==> flow/design.v <==
module adc_mul                   
(
    input  logic         clk_i,                                                
    input  logic         rst_i,                                                
    input  logic [11:0]  x_i,                                                  
    input  logic [11:0]  y_i,                                                  
    input  logic [11:0]  z_i,                                                  
    output logic [11:0]  fp_o                                                  
); 
    logic [31:0]    x_fp;                                                        
    logic [31:0]    y_fp;                                                        
    logic [31:0]    z_fp;                                                        
    logic [31:0]    mul_o_fp;                                                    
    logic [31:0]    div_o_fp;                                                    
    logic [31:0]    x_ffp;                                                       
    fixed_to_float converter1 (	
								.clk_i	    (clk_i) ,
								.rst_i	    (rst_i) ,
                                .fixed_in   (x_i)  ,
                                .float_out  (x_fp)  
                               );    
    fixed_to_float converter2 (
	 							.clk_i	    (clk_i) ,
								.rst_i	    (rst_i) ,
                                .fixed_in   (y_i)   ,
                                .float_out  (y_fp)  
                              );
    fixed_to_float converter3 (
	 							.clk_i      (clk_i) ,
								.rst_i		(rst_i) ,
                                .fixed_in   (z_i)   ,
                                .float_out  (z_fp)  
                              );
    qdiv_f div1 (
		.clk_i		    (clk_i)		    ,
		.rst_i			(rst_i)		    ,
        .a_i            (y_fp)          ,
        .b_i            (z_fp)          ,
        .result_o       (div_o_fp)
    );
    always_ff @( posedge clk_i or posedge rst_i ) begin 
        if(rst_i)begin
            x_ffp <= '0;
        end
        else  begin
            x_ffp <= x_fp;
        end
    end    
    qmul_f mul1 (
		.clk_i 	    	(clk_i)			,
		.rst_i   		(rst_i)		    ,
        .a_i            (x_ffp)         ,
        .b_i            (div_o_fp)      ,
        .result_o       (mul_o_fp)
    );
    float_to_fixed converter4 (	
								.clk_i 		    (clk_i)		     ,
								.rst_i			(rst_i)			 ,
                                .float_input    (mul_o_fp)       ,
                                .fixed_out      (fp_o)
                              );
endmodule
module fixed_to_float ( 
                            input  logic        clk_i       ,
                            input  logic        rst_i       ,
                            input  logic [11:0] fixed_in    ,                                    
                            output logic [31:0] float_out                                        
                      );
    logic [7:0]  exponent;                                                                       
    logic [22:0] mantissa;                                                                       
    logic [11:0] temp_fixed;                                                                     
    logic [4:0]  leading_zeros;                                                                  
    always_comb begin
        temp_fixed = 12'b0;         
        leading_zeros = 5'b0;
        exponent = 8'b0;
        mantissa = 23'b0;
        if (fixed_in == 12'b0) begin
            leading_zeros = 5'd12;                                                                 
        end else begin
    if (fixed_in[11:6] != 6'b000000) begin
        if (fixed_in[11:9] != 3'b000)
            leading_zeros = (fixed_in[11]) ? 5'd0 : (fixed_in[10]) ? 5'd1 : 5'd2;
        else
            leading_zeros = (fixed_in[8]) ? 5'd3 : (fixed_in[7]) ? 5'd4 : 5'd5;
    end else begin
        if (fixed_in[5:3] != 3'b000)
            leading_zeros = (fixed_in[5]) ? 5'd6 : (fixed_in[4]) ? 5'd7 : 5'd8;
        else
            leading_zeros = (fixed_in[2]) ? 5'd9 : (fixed_in[1]) ? 5'd10 : 5'd11;
    end
        end
        if (fixed_in != 0) begin
            exponent = 8'd127 + (5'd11 - leading_zeros);
            temp_fixed = fixed_in << leading_zeros;                                            
            mantissa = temp_fixed[10:0] << 23'd12;    
        end
    end
    always_ff @( posedge clk_i or posedge rst_i ) begin 
        if  (rst_i) begin
            float_out <= 32'b0;
        end
        else  begin
            float_out <=  {1'b0, exponent, mantissa};                                                   
        end
    end
endmodule
 module qdiv_f #(
    parameter I = 9,
    parameter F = 23,
    parameter bias = 8'd127
)
(
    input  logic             clk_i,
    input  logic             rst_i,
    input  logic [(I+F-1):0] a_i,                                                
    input  logic [(I+F-1):0] b_i,                                                
    output logic [(I+F-1):0] result_o                                            
);
    logic                 sign_a;
    logic   [(I-2):0]     exp_a;
    logic   [(F-1):0]     mant_a;
    logic   [F:0]         mant_a_extended;
    logic                 sign_b;
    logic   [(I-2):0]     exp_b;
    logic   [(F-1):0]     mant_b;
    logic   [F:0]         mant_b_extended;
    logic                 result_sign;
    logic   [(I-2):0]     exp_diff;
    logic   [(2*F)+1:0]   mant_quotient;                                         
    logic   [(F-1):0]     result_mant;
    logic   [(I-2):0]     result_exp;
    logic   [(I+F-1):0]   result;
    logic   [(I+F-1):0] zero_result, infinity_result, NaN;
    assign zero_result     = {result_sign, 31'b0};                               
    assign infinity_result = {result_sign, 8'b11111111, 23'b0};                  
    assign NaN             = 32'h7FC00000;                                       
    assign sign_a          = a_i[(I+F-1)];
    assign exp_a           = a_i[(I+F-2):F];
    assign mant_a          = a_i[(F-1):0];
    assign mant_a_extended = (exp_a == 0) ? {1'b0, mant_a} : {1'b1, mant_a};
    assign sign_b          = b_i[(I+F-1)];
    assign exp_b           = b_i[(I+F-2):F];
    assign mant_b          = b_i[(F-1):0];
    assign mant_b_extended = (exp_b == 0) ? {1'b0, mant_b} : {1'b1, mant_b};
    assign result_sign = sign_a ^ sign_b;
    always_comb begin
        exp_diff = '0;
        mant_quotient = '0;                                        
        result_mant = '0;
        result_exp = '0;
        if (exp_a == 0 && mant_a == 0 && exp_b == 0 && mant_b == 0) begin
            result = NaN;
        end else if (exp_a == 0 && mant_a == 0) begin
            result = zero_result;
        end else if (exp_b == 0 && mant_b == 0) begin
            result = infinity_result;
        end else if (exp_a == 8'b11111111 || exp_b == 8'b11111111) begin
            if (exp_a == 8'b11111111 && exp_b == 8'b11111111) begin
                result = NaN;                                                    
            end else begin
                result = infinity_result;                                        
            end
        end else begin
            exp_diff = exp_a - exp_b + bias;
            mant_quotient = {mant_a_extended, {(F+1){1'b0}}} / mant_b_extended;    
            if (mant_quotient[F+1]) begin
                result_mant = mant_quotient[F:1];                                
                result_exp = exp_diff;                                           
            end else begin
                result_mant = mant_quotient[F-1:0];                              
                result_exp = exp_diff - 8'd1;                                    
            end
            if (result_exp >= 8'b11111111) begin         
                result = infinity_result;                                        
            end else if (result_exp <= 0) begin     
                result = zero_result;                                            
            end else begin
                result = {result_sign, result_exp, result_mant};                 
            end
        end
    end
    always_ff @( posedge clk_i or posedge rst_i ) begin 
        if (rst_i) begin
            result_o    <=   '0;            
        end
        else begin
            result_o    <=   result;
        end
    end
endmodule
module qmul_f #(
    parameter I     = 9,                                                                                            
    parameter F     = 23,                                                                                           
    parameter bias  = 8'd127                                                                                           
)(
    input  logic             clk_i,                                                                                 
    input  logic             rst_i,
    input  logic [(I+F-1):0] a_i,                                                                                   
    input  logic [(I+F-1):0] b_i,                                                                                   
    output logic [(I+F-1):0] result_o                                                                               
);
    logic sign_a;
    logic [(I-2):0] exp_a;
    logic [(F-1):0] mant_a;
    logic [F:0]     mant_a_extended;
    logic sign_b;
    logic [(I-2):0] exp_b;
    logic [(F-1):0] mant_b;
    logic [F:0]     mant_b_extended;
    logic               result_sign;
    logic [(I-2):0]     exp_sum;                                                                                     
    logic [(F*2)+1:0]   mant_product;                                                                                
    logic [(F-1):0]     result_mant;
    logic [(I-2):0]     result_exp;
    logic [(I+F-1):0]   result;
    logic [(I+F-1):0] zero_result, infinity_result, NaN;
    assign zero_result     = {1'b0, {(I+F-1){1'b0}}};                                                                
    assign infinity_result = {1'b0, 8'b11111111, {F{1'b0}}};                                                        
    assign NaN             = {1'b0, 8'b11111111, 23'b10000000};                                                      
    assign sign_a          = a_i[(I+F-1)];
    assign exp_a           = a_i[(I+F-2):F];
    assign mant_a          = a_i[(F-1):0];
    assign mant_a_extended = (exp_a == 0) ? {1'b0, mant_a} : {1'b1, mant_a};                                         
    assign sign_b          = b_i[(I+F-1)];
    assign exp_b           = b_i[(I+F-2):F];
    assign mant_b          = b_i[(F-1):0];
    assign mant_b_extended = (exp_b == 0) ? {1'b0, mant_b} : {1'b1, mant_b};                                         
    assign result_sign = sign_a ^ sign_b;
    always_comb begin
        exp_sum = '0;
        mant_product = '0;
        result_mant = '0;
        result_exp = '0;
        if ((exp_a == 0 && mant_a == 0) || (exp_b == 0 && mant_b == 0)) begin
            result = zero_result;                                                                                    
        end 
        else if ((exp_a == 8'b11111111 && mant_a == 0) || (exp_b == 8'b11111111 && mant_b == 0)) begin
            result = infinity_result;                                                                                
        end 
        else if ((exp_a == 8'b11111111 && mant_a != 0) || (exp_b == 8'b11111111 && mant_b != 0)) begin
            result = NaN;                                                                                            
        end 
        else begin
            exp_sum = exp_a + exp_b - bias;
            mant_product = mant_a_extended * mant_b_extended;
            if (mant_product[(2*F) + 1]) begin
                result_mant = mant_product[(2*F):(F+1)];                                                               
                result_exp = exp_sum + 8'd1;                                                                            
            end 
            else begin
                result_mant = mant_product[(2*F)-1:F];                                                               
                result_exp = exp_sum;                                                                                
            end
            if (result_exp >= 8'b11111111) begin
                result = infinity_result;                                                                            
            end 
            else if (result_exp <= 0) begin
                result = zero_result;                                                                                
            end 
            else begin
                result = {result_sign, result_exp, result_mant};                                                     
            end
        end
    end
    always_ff @( posedge clk_i or posedge rst_i ) begin
        if (rst_i) 
            result_o    <=   '0;
        else
            result_o    <=   result;
    end 
endmodule
module float_to_fixed
(
    input   logic        clk_i,
    input   logic        rst_i,
    input   logic [31:0] float_input,                                                                         
    output  logic [11:0] fixed_out                                                                            
);
    logic        sign;
    logic [7:0]  exponent;
    logic [23:0] mantissa;
    logic [23:0] temp_fixed;                                                                                  
    logic [7:0]  exponent_bias;                                                                               
    logic [8:0]  actual_exponent;
    logic [11:0] fixed_output;
    always_comb begin
        actual_exponent = 9'b0;
        exponent_bias = 8'd127;
        sign        = float_input[31];                                                                      
        exponent    = float_input[30:23];
        mantissa    = {1'b1, float_input[22:0]};                                                              
        temp_fixed  = 24'b0;
        if (exponent < exponent_bias) begin
            fixed_output = 12'b0;
        end else if (exponent == 8'hFF) begin
            fixed_output = (float_input[22:0] == 23'b0) ? 12'b111111111111 : 12'b000000000000;                        
        end else begin
            actual_exponent = exponent - exponent_bias;
            if (actual_exponent < 0 && sign == 1'b1 ) begin                                                                   
                fixed_output = 12'b0;                                                                        
            end else if (actual_exponent >= 12) begin                                                        
                fixed_output    = 12'b111111111111;                                                             
            end else begin                                                                                   
                temp_fixed = mantissa >> (9'd23 - actual_exponent);                                          
                fixed_output = temp_fixed[11:0];                                                             
            end
        end
    end
    always_ff @( posedge clk_i or posedge rst_i ) begin
        if (rst_i) begin
            fixed_out     <=   12'b0;
        end
        else begin
            fixed_out     <=   fixed_output;
        end        
    end
endmodule
# Tool chain data of adc_mul
# The steps from the RTL of adc_mul to its reports follow in flow order.
# Line numbers count from 1 in the design file above.
# Operators carry their Yosys type and port widths (W data, S select, Z words).
# Not given: --
dict set report design {
  top_module {adc_mul}
  clock_port {clk_i}
  cell_library {sky130hd}
  lib_corner {tt_025C_1v80}
}

# After elaboration
# Yosys after proc, flatten, opt, wreduce and memory -nomap, before mapping. Enables and synchronous resets that opt folds into registers are not counted as muxes. Memory bits, and registers merged into a memory's read port (data or address), are not among the register bits. Print and check cells are not counted. Equal cells are merged and count once.
dict set report word_totals {
  regBits 200
  latchBits 0
  ramBits 0
  mem_bits_ro 0
  clocked_rd_ports_x_width 0
  mem_count 0
  input_bits 38
  output_inout_bits 12
  elab_cells 155
}
dict set report op_classes {
  n_addsub 14
  multipliers 1
  n_div 1
  n_cmp 7
  eq_ne 5
  shift 4
  mux 74
  logic 0
  n_reduce_logical 42
}
# cell n
set ops {}
lappend ops {{$mul A24 B24 Y48} 1}
lappend ops {{$div A48 B24 Y48} 1}
lappend ops {{$mux W32} 10}
lappend ops {{$mux W23} 6}
lappend ops {{$mux W5} 24}
lappend ops {{$logic_not A23 Y1} 5}
lappend ops {{$mux W8} 12}
lappend ops {{$mux W24} 4}
lappend ops {{$mux W12} 5}
lappend ops {{$reduce_bool A23 Y1} 2}
lappend ops {{$eq A8 B8 Y1 const B} 5}
lappend ops {{$shl A12 B5 Y11} 3}
lappend ops {{$logic_not A12 Y1} 3}
lappend ops {{$reduce_bool A12 Y1} 3}
lappend ops {{$logic_not A8 Y1} 4}
lappend ops {{$mux W31} 1}
lappend ops {{$shr A24 B9 Y12} 1}
lappend ops {{$add A7 B8 Y8 const A} 3}
lappend ops {{$reduce_bool A3 Y1} 6}
lappend ops {{$sub A4 B5 Y6 const A} 3}
lappend ops {{$reduce_bool A6 Y1} 3}
lappend ops {{$le A8 B1 Y1 const B} 2}
lappend ops {{$ge A8 B8 Y1 const B} 2}
lappend ops {{$logic_and A1 B1 Y1} 12}
lappend ops {{$mux W4} 3}
lappend ops {{$sub A5 B9 Y9 const A} 1}
lappend ops {{$sub A8 B7 Y9 const B} 1}
lappend ops {{$lt A9 B1 Y1 const B} 1}
# Not listed: further kinds 11, cells in them 21.

# Depth
# Yosys ltp: most cells in a row. Word level: on the elaborated netlist, between registers, memories and ports. Mapped: between sequential cells and ports; inverters and the memories' decode and read muxes count.
dict set report depth {
  word_depth 15
  abc_area 1
  depth_mapped 619
  ltp_nobuf 570
}

# Synthesis result
# Yosys stat after the flow's synthesis: flattened, memories mapped to cells. It holds for the ABC_AREA given above (unset counts as 0); a run with the other value may have another netlist.
dict set report mapped {
  mapped_cells 8286
  mapped_area_um2 53724.0
  seqArea_um2 3653.5
  flip_flops 146
  buf_cells 191
}
# type n type_area_um2
set types {}
lappend types {sky130_fd_sc_hd__nand2_1 1881 7.06E+03}
lappend types {sky130_fd_sc_hd__ha_1 542 6.78E+03}
lappend types {sky130_fd_sc_hd__inv_1 1289 4838.39}
lappend types {sky130_fd_sc_hd__fa_1 223 4.46E+03}
lappend types {sky130_fd_sc_hd__dfrtp_1 146 3.65E+03}
lappend types {sky130_fd_sc_hd__nor2_1 676 2.54E+03}
lappend types {sky130_fd_sc_hd__nand3_1 468 2.34E+03}
lappend types {sky130_fd_sc_hd__xor2_1 248 2.17E+03}
lappend types {sky130_fd_sc_hd__o21ai_0 429 2.15E+03}
lappend types {sky130_fd_sc_hd__a21oi_1 369 1.85E+03}
lappend types {sky130_fd_sc_hd__nand2_2 217 1.36E+03}
lappend types {sky130_fd_sc_hd__nand4_1 215 1345.04}
lappend types {sky130_fd_sc_hd__xnor2_1 143 1.25E+03}
lappend types {sky130_fd_sc_hd__nand3_2 115 1.15E+03}
lappend types {sky130_fd_sc_hd__nand2_4 91 1.02E+03}
lappend types {sky130_fd_sc_hd__nand3_4 45 788.256}
lappend types {sky130_fd_sc_hd__nor2_4 68 765.734}
lappend types {sky130_fd_sc_hd__nor2_2 87 544.272}
# Not listed: further types 86, cells in them 1034.

# Timing after synthesis
# Path of least setup slack by OpenSTA after synthesis, without wires, with an ideal clock, recovery checks aside; 20% of the period is set as input and as output delay. Where synthesis merged equal registers, the netlist keeps one of their names.
dict set report synth_path {
  kind {register to register}
  startpoint {reg converter3.float_out[12]}
  endpoint {reg div1.result_o[0]}
  period_ns 95.0
  setup_ns 0.121
  t_first_pin_ns 0.000
  arrival_time_ns 76.327
  required_time_ns 94.879
  path_slack_ns 18.552
  delay_ns 76.448
  stages 593
  path_buffers 54
  synth_period_reached_ns 76.448
}
# "delay_ns" = arrival - input delay + setup time.
# "stages" counts driving pins, that of a launching flip-flop among them; a cell with two outputs on the path counts twice.
# "synth_period_reached_ns" = period - worst setup slack (recovery checks aside). The figure is calculated, with input and output delays left at 20% of the set period.
# Between the ends stands the longest chain of elaborated cells between them, by number of cells; it is not shown to be the way that was timed. Of several equally long chains one is given.
# Each line given opens the expression or statement behind the cell; cells for indexed reads and writes are added by Yosys, which also makes memories of some case tables.
dict set report synth_via {
  cell_sequence {sky130_fd_sc_hd__dfrtp_1 -> sky130_fd_sc_hd__buf_1 -> sky130_fd_sc_hd__inv_1 -> sky130_fd_sc_hd__clkbuf_1 -> sky130_fd_sc_hd__buf_1 -> sky130_fd_sc_hd__clkbuf_1 -> sky130_fd_sc_hd__clkbuf_8 -> sky130_fd_sc_hd__ha_1 -> sky130_fd_sc_hd__o21ai_0 -> sky130_fd_sc_hd__nor2_1 -> sky130_fd_sc_hd__nand4_2 -> sky130_fd_sc_hd__nand2_1 -> sky130_fd_sc_hd__nand2_1 -> sky130_fd_sc_hd__nand2_1 -> sky130_fd_sc_hd__ha_1 -> sky130_fd_sc_hd__o21ai_0 -> sky130_fd_sc_hd__nand2_1 -> sky130_fd_sc_hd__nand2_2 -> [... 557 more ...] -> sky130_fd_sc_hd__nor2_4 -> sky130_fd_sc_hd__nand2_2 -> sky130_fd_sc_hd__buf_6 -> sky130_fd_sc_hd__buf_6 -> sky130_fd_sc_hd__o21ai_1 -> sky130_fd_sc_hd__inv_1 -> sky130_fd_sc_hd__ha_1 -> sky130_fd_sc_hd__a21oi_1 -> sky130_fd_sc_hd__o21ai_0 -> sky130_fd_sc_hd__a21o_1 -> sky130_fd_sc_hd__a21oi_1 -> sky130_fd_sc_hd__nor2_1 -> sky130_fd_sc_hd__a2111oi_0 -> sky130_fd_sc_hd__nand2_1 -> sky130_fd_sc_hd__nor2_1 -> sky130_fd_sc_hd__nand4_1 -> sky130_fd_sc_hd__nor2_1 -> sky130_fd_sc_hd__nor2_1}
  elab_chain_len 14
  cells_between 19
  cone_classes {div (1); compare (2); mux (13); reduce/logical (3)}
}
# element line_no
set synth_lines {}
lappend synth_lines {{from (decl)} 67} ;# output logic [31:0] float_out
lappend synth_lines {{from (assign)} 101} ;# float_out <= 32'b0;
lappend synth_lines {{from (assign)} 104} ;# float_out <=  {1'b0, exponent, mantissa};
lappend synth_lines {{$mux W24} 145} ;# assign mant_b_extended = (exp_b == 0) ? {1'b0, mant_b} : {1'b1, mant_b};
lappend synth_lines {{$div A48 B24 Y48} 166} ;# mant_quotient = {mant_a_extended, {(F+1){1'b0}}} / mant_b_extended;
lappend synth_lines {{$mux W8} 167} ;# if (mant_quotient[F+1]) begin
lappend synth_lines {{$mux W8} 158} ;# end else if (exp_a == 8'b11111111 || exp_b == 8'b11111111) begin
lappend synth_lines {{$mux W8} 156} ;# end else if (exp_b == 0 && mant_b == 0) begin
lappend synth_lines {{$mux W8} 154} ;# end else if (exp_a == 0 && mant_a == 0) begin
lappend synth_lines {{$mux W8} 152} ;# if (exp_a == 0 && mant_a == 0 && exp_b == 0 && mant_b == 0) begin
lappend synth_lines {{$le A8 B1 Y1} 176} ;# end else if (result_exp <= 0) begin
lappend synth_lines {{$mux W31} 176}
lappend synth_lines {{$mux W32} 174} ;# if (result_exp >= 8'b11111111) begin
lappend synth_lines {{$mux W32} 158}
lappend synth_lines {{$mux W32} 156}
lappend synth_lines {{$mux W32} 154}
lappend synth_lines {{$mux W32} 152}
lappend synth_lines {{to (assign)} 185} ;# result_o    <=   '0;
lappend synth_lines {{to (assign)} 188} ;# result_o    <=   result;
lappend synth_lines {{to (decl)} 118} ;# output logic [(I+F-1):0] result_o

# Worst path after layout
# From the final timing report of run A: the path of least setup slack in the routed layout; clock arrival at registers is part of the times.
dict set report layout_path {
  kind {register to register}
  startpoint {reg converter3.float_out[12]}
  endpoint {reg div1.result_o[0]}
  period_ns 140.0
  setup_ns 0.14
  t_first_pin_ns 0.48
  arrival_time_ns 104.57
  required_time_ns 140.33
  path_slack_ns 35.77
  stages 587
  path_buffers 58
}
# Between the ends stands the longest chain of elaborated cells between them, by number of cells; it is not shown to be the way that was timed. Of several equally long chains one is given.
dict set report layout_via {
  cell_sequence {sky130_fd_sc_hd__dfrtp_1 -> sky130_fd_sc_hd__buf_1 -> sky130_fd_sc_hd__inv_1 -> sky130_fd_sc_hd__clkbuf_1 -> sky130_fd_sc_hd__buf_1 -> sky130_fd_sc_hd__buf_6 -> sky130_fd_sc_hd__clkbuf_1 -> sky130_fd_sc_hd__clkbuf_8 -> sky130_fd_sc_hd__ha_1 -> sky130_fd_sc_hd__o21ai_0 -> sky130_fd_sc_hd__nor2_1 -> sky130_fd_sc_hd__nand4_2 -> sky130_fd_sc_hd__nand2_1 -> sky130_fd_sc_hd__nand2_1 -> sky130_fd_sc_hd__nand2_1 -> sky130_fd_sc_hd__ha_1 -> sky130_fd_sc_hd__o21ai_0 -> sky130_fd_sc_hd__nand2_1 -> [... 551 more ...] -> sky130_fd_sc_hd__buf_6 -> sky130_fd_sc_hd__buf_6 -> sky130_fd_sc_hd__o21ai_1 -> sky130_fd_sc_hd__inv_1 -> sky130_fd_sc_hd__ha_1 -> sky130_fd_sc_hd__a21oi_1 -> sky130_fd_sc_hd__o21ai_0 -> sky130_fd_sc_hd__a21o_1 -> sky130_fd_sc_hd__a21oi_1 -> sky130_fd_sc_hd__nor2_1 -> sky130_fd_sc_hd__a2111oi_1 -> sky130_fd_sc_hd__clkdlybuf4s18_2 -> sky130_fd_sc_hd__nand2_1 -> sky130_fd_sc_hd__nor2_1 -> sky130_fd_sc_hd__nand4_1 -> sky130_fd_sc_hd__nor2_1 -> sky130_fd_sc_hd__buf_6 -> sky130_fd_sc_hd__nor2_1}
  elab_chain_len 14
  cells_between 19
  cone_classes {div (1); compare (2); mux (13); reduce/logical (3)}
}
# element line_no
set layout_lines {}
lappend layout_lines {{from (decl)} 67} ;# output logic [31:0] float_out
lappend layout_lines {{from (assign)} 101} ;# float_out <= 32'b0;
lappend layout_lines {{from (assign)} 104} ;# float_out <=  {1'b0, exponent, mantissa};
lappend layout_lines {{$mux W24} 145} ;# assign mant_b_extended = (exp_b == 0) ? {1'b0, mant_b} : {1'b1, mant_b};
lappend layout_lines {{$div A48 B24 Y48} 166} ;# mant_quotient = {mant_a_extended, {(F+1){1'b0}}} / mant_b_extended;
lappend layout_lines {{$mux W8} 167} ;# if (mant_quotient[F+1]) begin
lappend layout_lines {{$mux W8} 158} ;# end else if (exp_a == 8'b11111111 || exp_b == 8'b11111111) begin
lappend layout_lines {{$mux W8} 156} ;# end else if (exp_b == 0 && mant_b == 0) begin
lappend layout_lines {{$mux W8} 154} ;# end else if (exp_a == 0 && mant_a == 0) begin
lappend layout_lines {{$mux W8} 152} ;# if (exp_a == 0 && mant_a == 0 && exp_b == 0 && mant_b == 0) begin
lappend layout_lines {{$le A8 B1 Y1} 176} ;# end else if (result_exp <= 0) begin
lappend layout_lines {{$mux W31} 176}
lappend layout_lines {{$mux W32} 174} ;# if (result_exp >= 8'b11111111) begin
lappend layout_lines {{$mux W32} 158}
lappend layout_lines {{$mux W32} 156}
lappend layout_lines {{$mux W32} 154}
lappend layout_lines {{$mux W32} 152}
lappend layout_lines {{to (assign)} 185} ;# result_o    <=   '0;
lappend layout_lines {{to (assign)} 188} ;# result_o    <=   result;
lappend layout_lines {{to (decl)} 118} ;# output logic [(I+F-1):0] result_o

# Stored flow runs of adc_mul (6 of them; Yosys, OpenROAD, sky130hd). They differ in their settings and are not a sequence. Constraints: input delay and output delay 20% of the set period each, output load 0.01 pF.
# "achieved_period_ns": clock period set for the run, less the worst setup slack. It is reckoned from that one timing run; input and output delays stay at 20% of the period that was set.
# "worst_path_allowed_less_slack_ns": the worst setup path's part of the clock period (all of it between registers, 20% less for each end at a port) less its slack. A launch clock that arrives late makes it longer, a capture clock that arrives late makes it shorter.
run="run A" settings ABC_AREA=1 CAP_MARGIN=25 CELL_PAD_IN_SITES_DETAIL_PLACEMENT=1 CORE_ASPECT_RATIO=1.48 CORE_MARGIN=5 CORE_UTILIZATION=18 CTS_CLUSTER_SIZE=61 GPL_ROUTABILITY_DRIVEN=1 GPL_TIMING_DRIVEN=0 HOLD_SLACK_MARGIN=-0.06 MIN_ROUTING_LAYER="met2" PLACE_DENSITY_LB_ADDON=0.12 SLEW_MARGIN=0 period_ns=140.0
run="run A" results die_footprint_um2=309706.0 stdcell_area_um2=60102.6 achieved_period_ns=104.232 fin_tns_ns=0.000 finalUtil_frac=0.202 fin_hold_ws_ns=0.348 worst_path_allowed_less_slack_ns=104.23 critical_path_type="register to register" synth_area_um2=53724.0 ws_setup_ns=35.768
run="run B" settings CORE_UTILIZATION=40 period_ns=95.0 CAP_MARGIN=20 CORE_MARGIN=2 SLEW_MARGIN=20
run="run B" results die_footprint_um2=127117.0 stdcell_area_um2=56068.8 achieved_period_ns=90.126 fin_tns_ns=0.000 finalUtil_frac=0.454 fin_hold_ws_ns=0.345 worst_path_allowed_less_slack_ns=90.13 critical_path_type="register to register" synth_area_um2=49712.7 ws_setup_ns=4.874
run="run C" settings CORE_MARGIN=5 CORE_UTILIZATION=30 CTS_CLUSTER_SIZE=81 GPL_ROUTABILITY_DRIVEN=1 MAX_ROUTING_LAYER="met5" SETUP_SLACK_MARGIN=5.0 TNS_END_PERCENT=45 period_ns=84.0 CAP_MARGIN=20 SLEW_MARGIN=20
run="run C" results die_footprint_um2=173952.0 stdcell_area_um2=66450.0 achieved_period_ns=86.068 fin_tns_ns=-2.179 finalUtil_frac=0.403 fin_hold_ws_ns=0.347 worst_path_allowed_less_slack_ns=86.07 critical_path_type="register to register" synth_area_um2=49712.7 ws_setup_ns=-2.068
run="run D" settings ABC_AREA=1 CORE_UTILIZATION=18 CTS_CLUSTER_DIAMETER=127 HOLD_SLACK_MARGIN=0.19 TNS_END_PERCENT=30 period_ns=95.0 CAP_MARGIN=20 CORE_MARGIN=2 SLEW_MARGIN=20
run="run D" results die_footprint_um2=302852.0 stdcell_area_um2=58718.8 achieved_period_ns=84.894 fin_tns_ns=0.000 finalUtil_frac=0.198 fin_hold_ws_ns=0.349 worst_path_allowed_less_slack_ns=84.89 critical_path_type="register to register" synth_area_um2=53724.0 ws_setup_ns=10.106
run="run E" settings ABC_AREA=1 CELL_PAD_IN_SITES_DETAIL_PLACEMENT=1 CORE_ASPECT_RATIO=1.48 CORE_MARGIN=10 CORE_UTILIZATION=18 CTS_CLUSTER_SIZE=61 GPL_ROUTABILITY_DRIVEN=0 GPL_TIMING_DRIVEN=0 MIN_ROUTING_LAYER="met2" PLACE_DENSITY_LB_ADDON=0.06 SETUP_SLACK_MARGIN=5.0 SLEW_MARGIN=0 period_ns=140.0 CAP_MARGIN=20
run="run E" results die_footprint_um2=321143.0 stdcell_area_um2=60226.5 achieved_period_ns=111.063 fin_tns_ns=0.000 finalUtil_frac=0.202 fin_hold_ws_ns=0.348 worst_path_allowed_less_slack_ns=111.06 critical_path_type="register to register" synth_area_um2=53724.0 ws_setup_ns=28.937
run="run F" settings ABC_AREA=0 CELL_PAD_IN_SITES_DETAIL_PLACEMENT=1 CORE_ASPECT_RATIO=1.28 CORE_UTILIZATION=18 CTS_CLUSTER_DIAMETER=127 CTS_CLUSTER_SIZE=30 GPL_ROUTABILITY_DRIVEN=0 HOLD_SLACK_MARGIN=0.27 MAX_ROUTING_LAYER="met4" MIN_ROUTING_LAYER="met2" PLACE_DENSITY_LB_ADDON=0.27 SLEW_MARGIN=0 TNS_END_PERCENT=30 period_ns=144.0 CAP_MARGIN=20 CORE_MARGIN=2
run="run F" results die_footprint_um2=280433.0 stdcell_area_um2=54602.4 achieved_period_ns=114.495 fin_tns_ns=0.000 finalUtil_frac=0.198 fin_hold_ws_ns=0.349 worst_path_allowed_less_slack_ns=114.50 critical_path_type="register to register" synth_area_um2=49712.7 ws_setup_ns=29.505
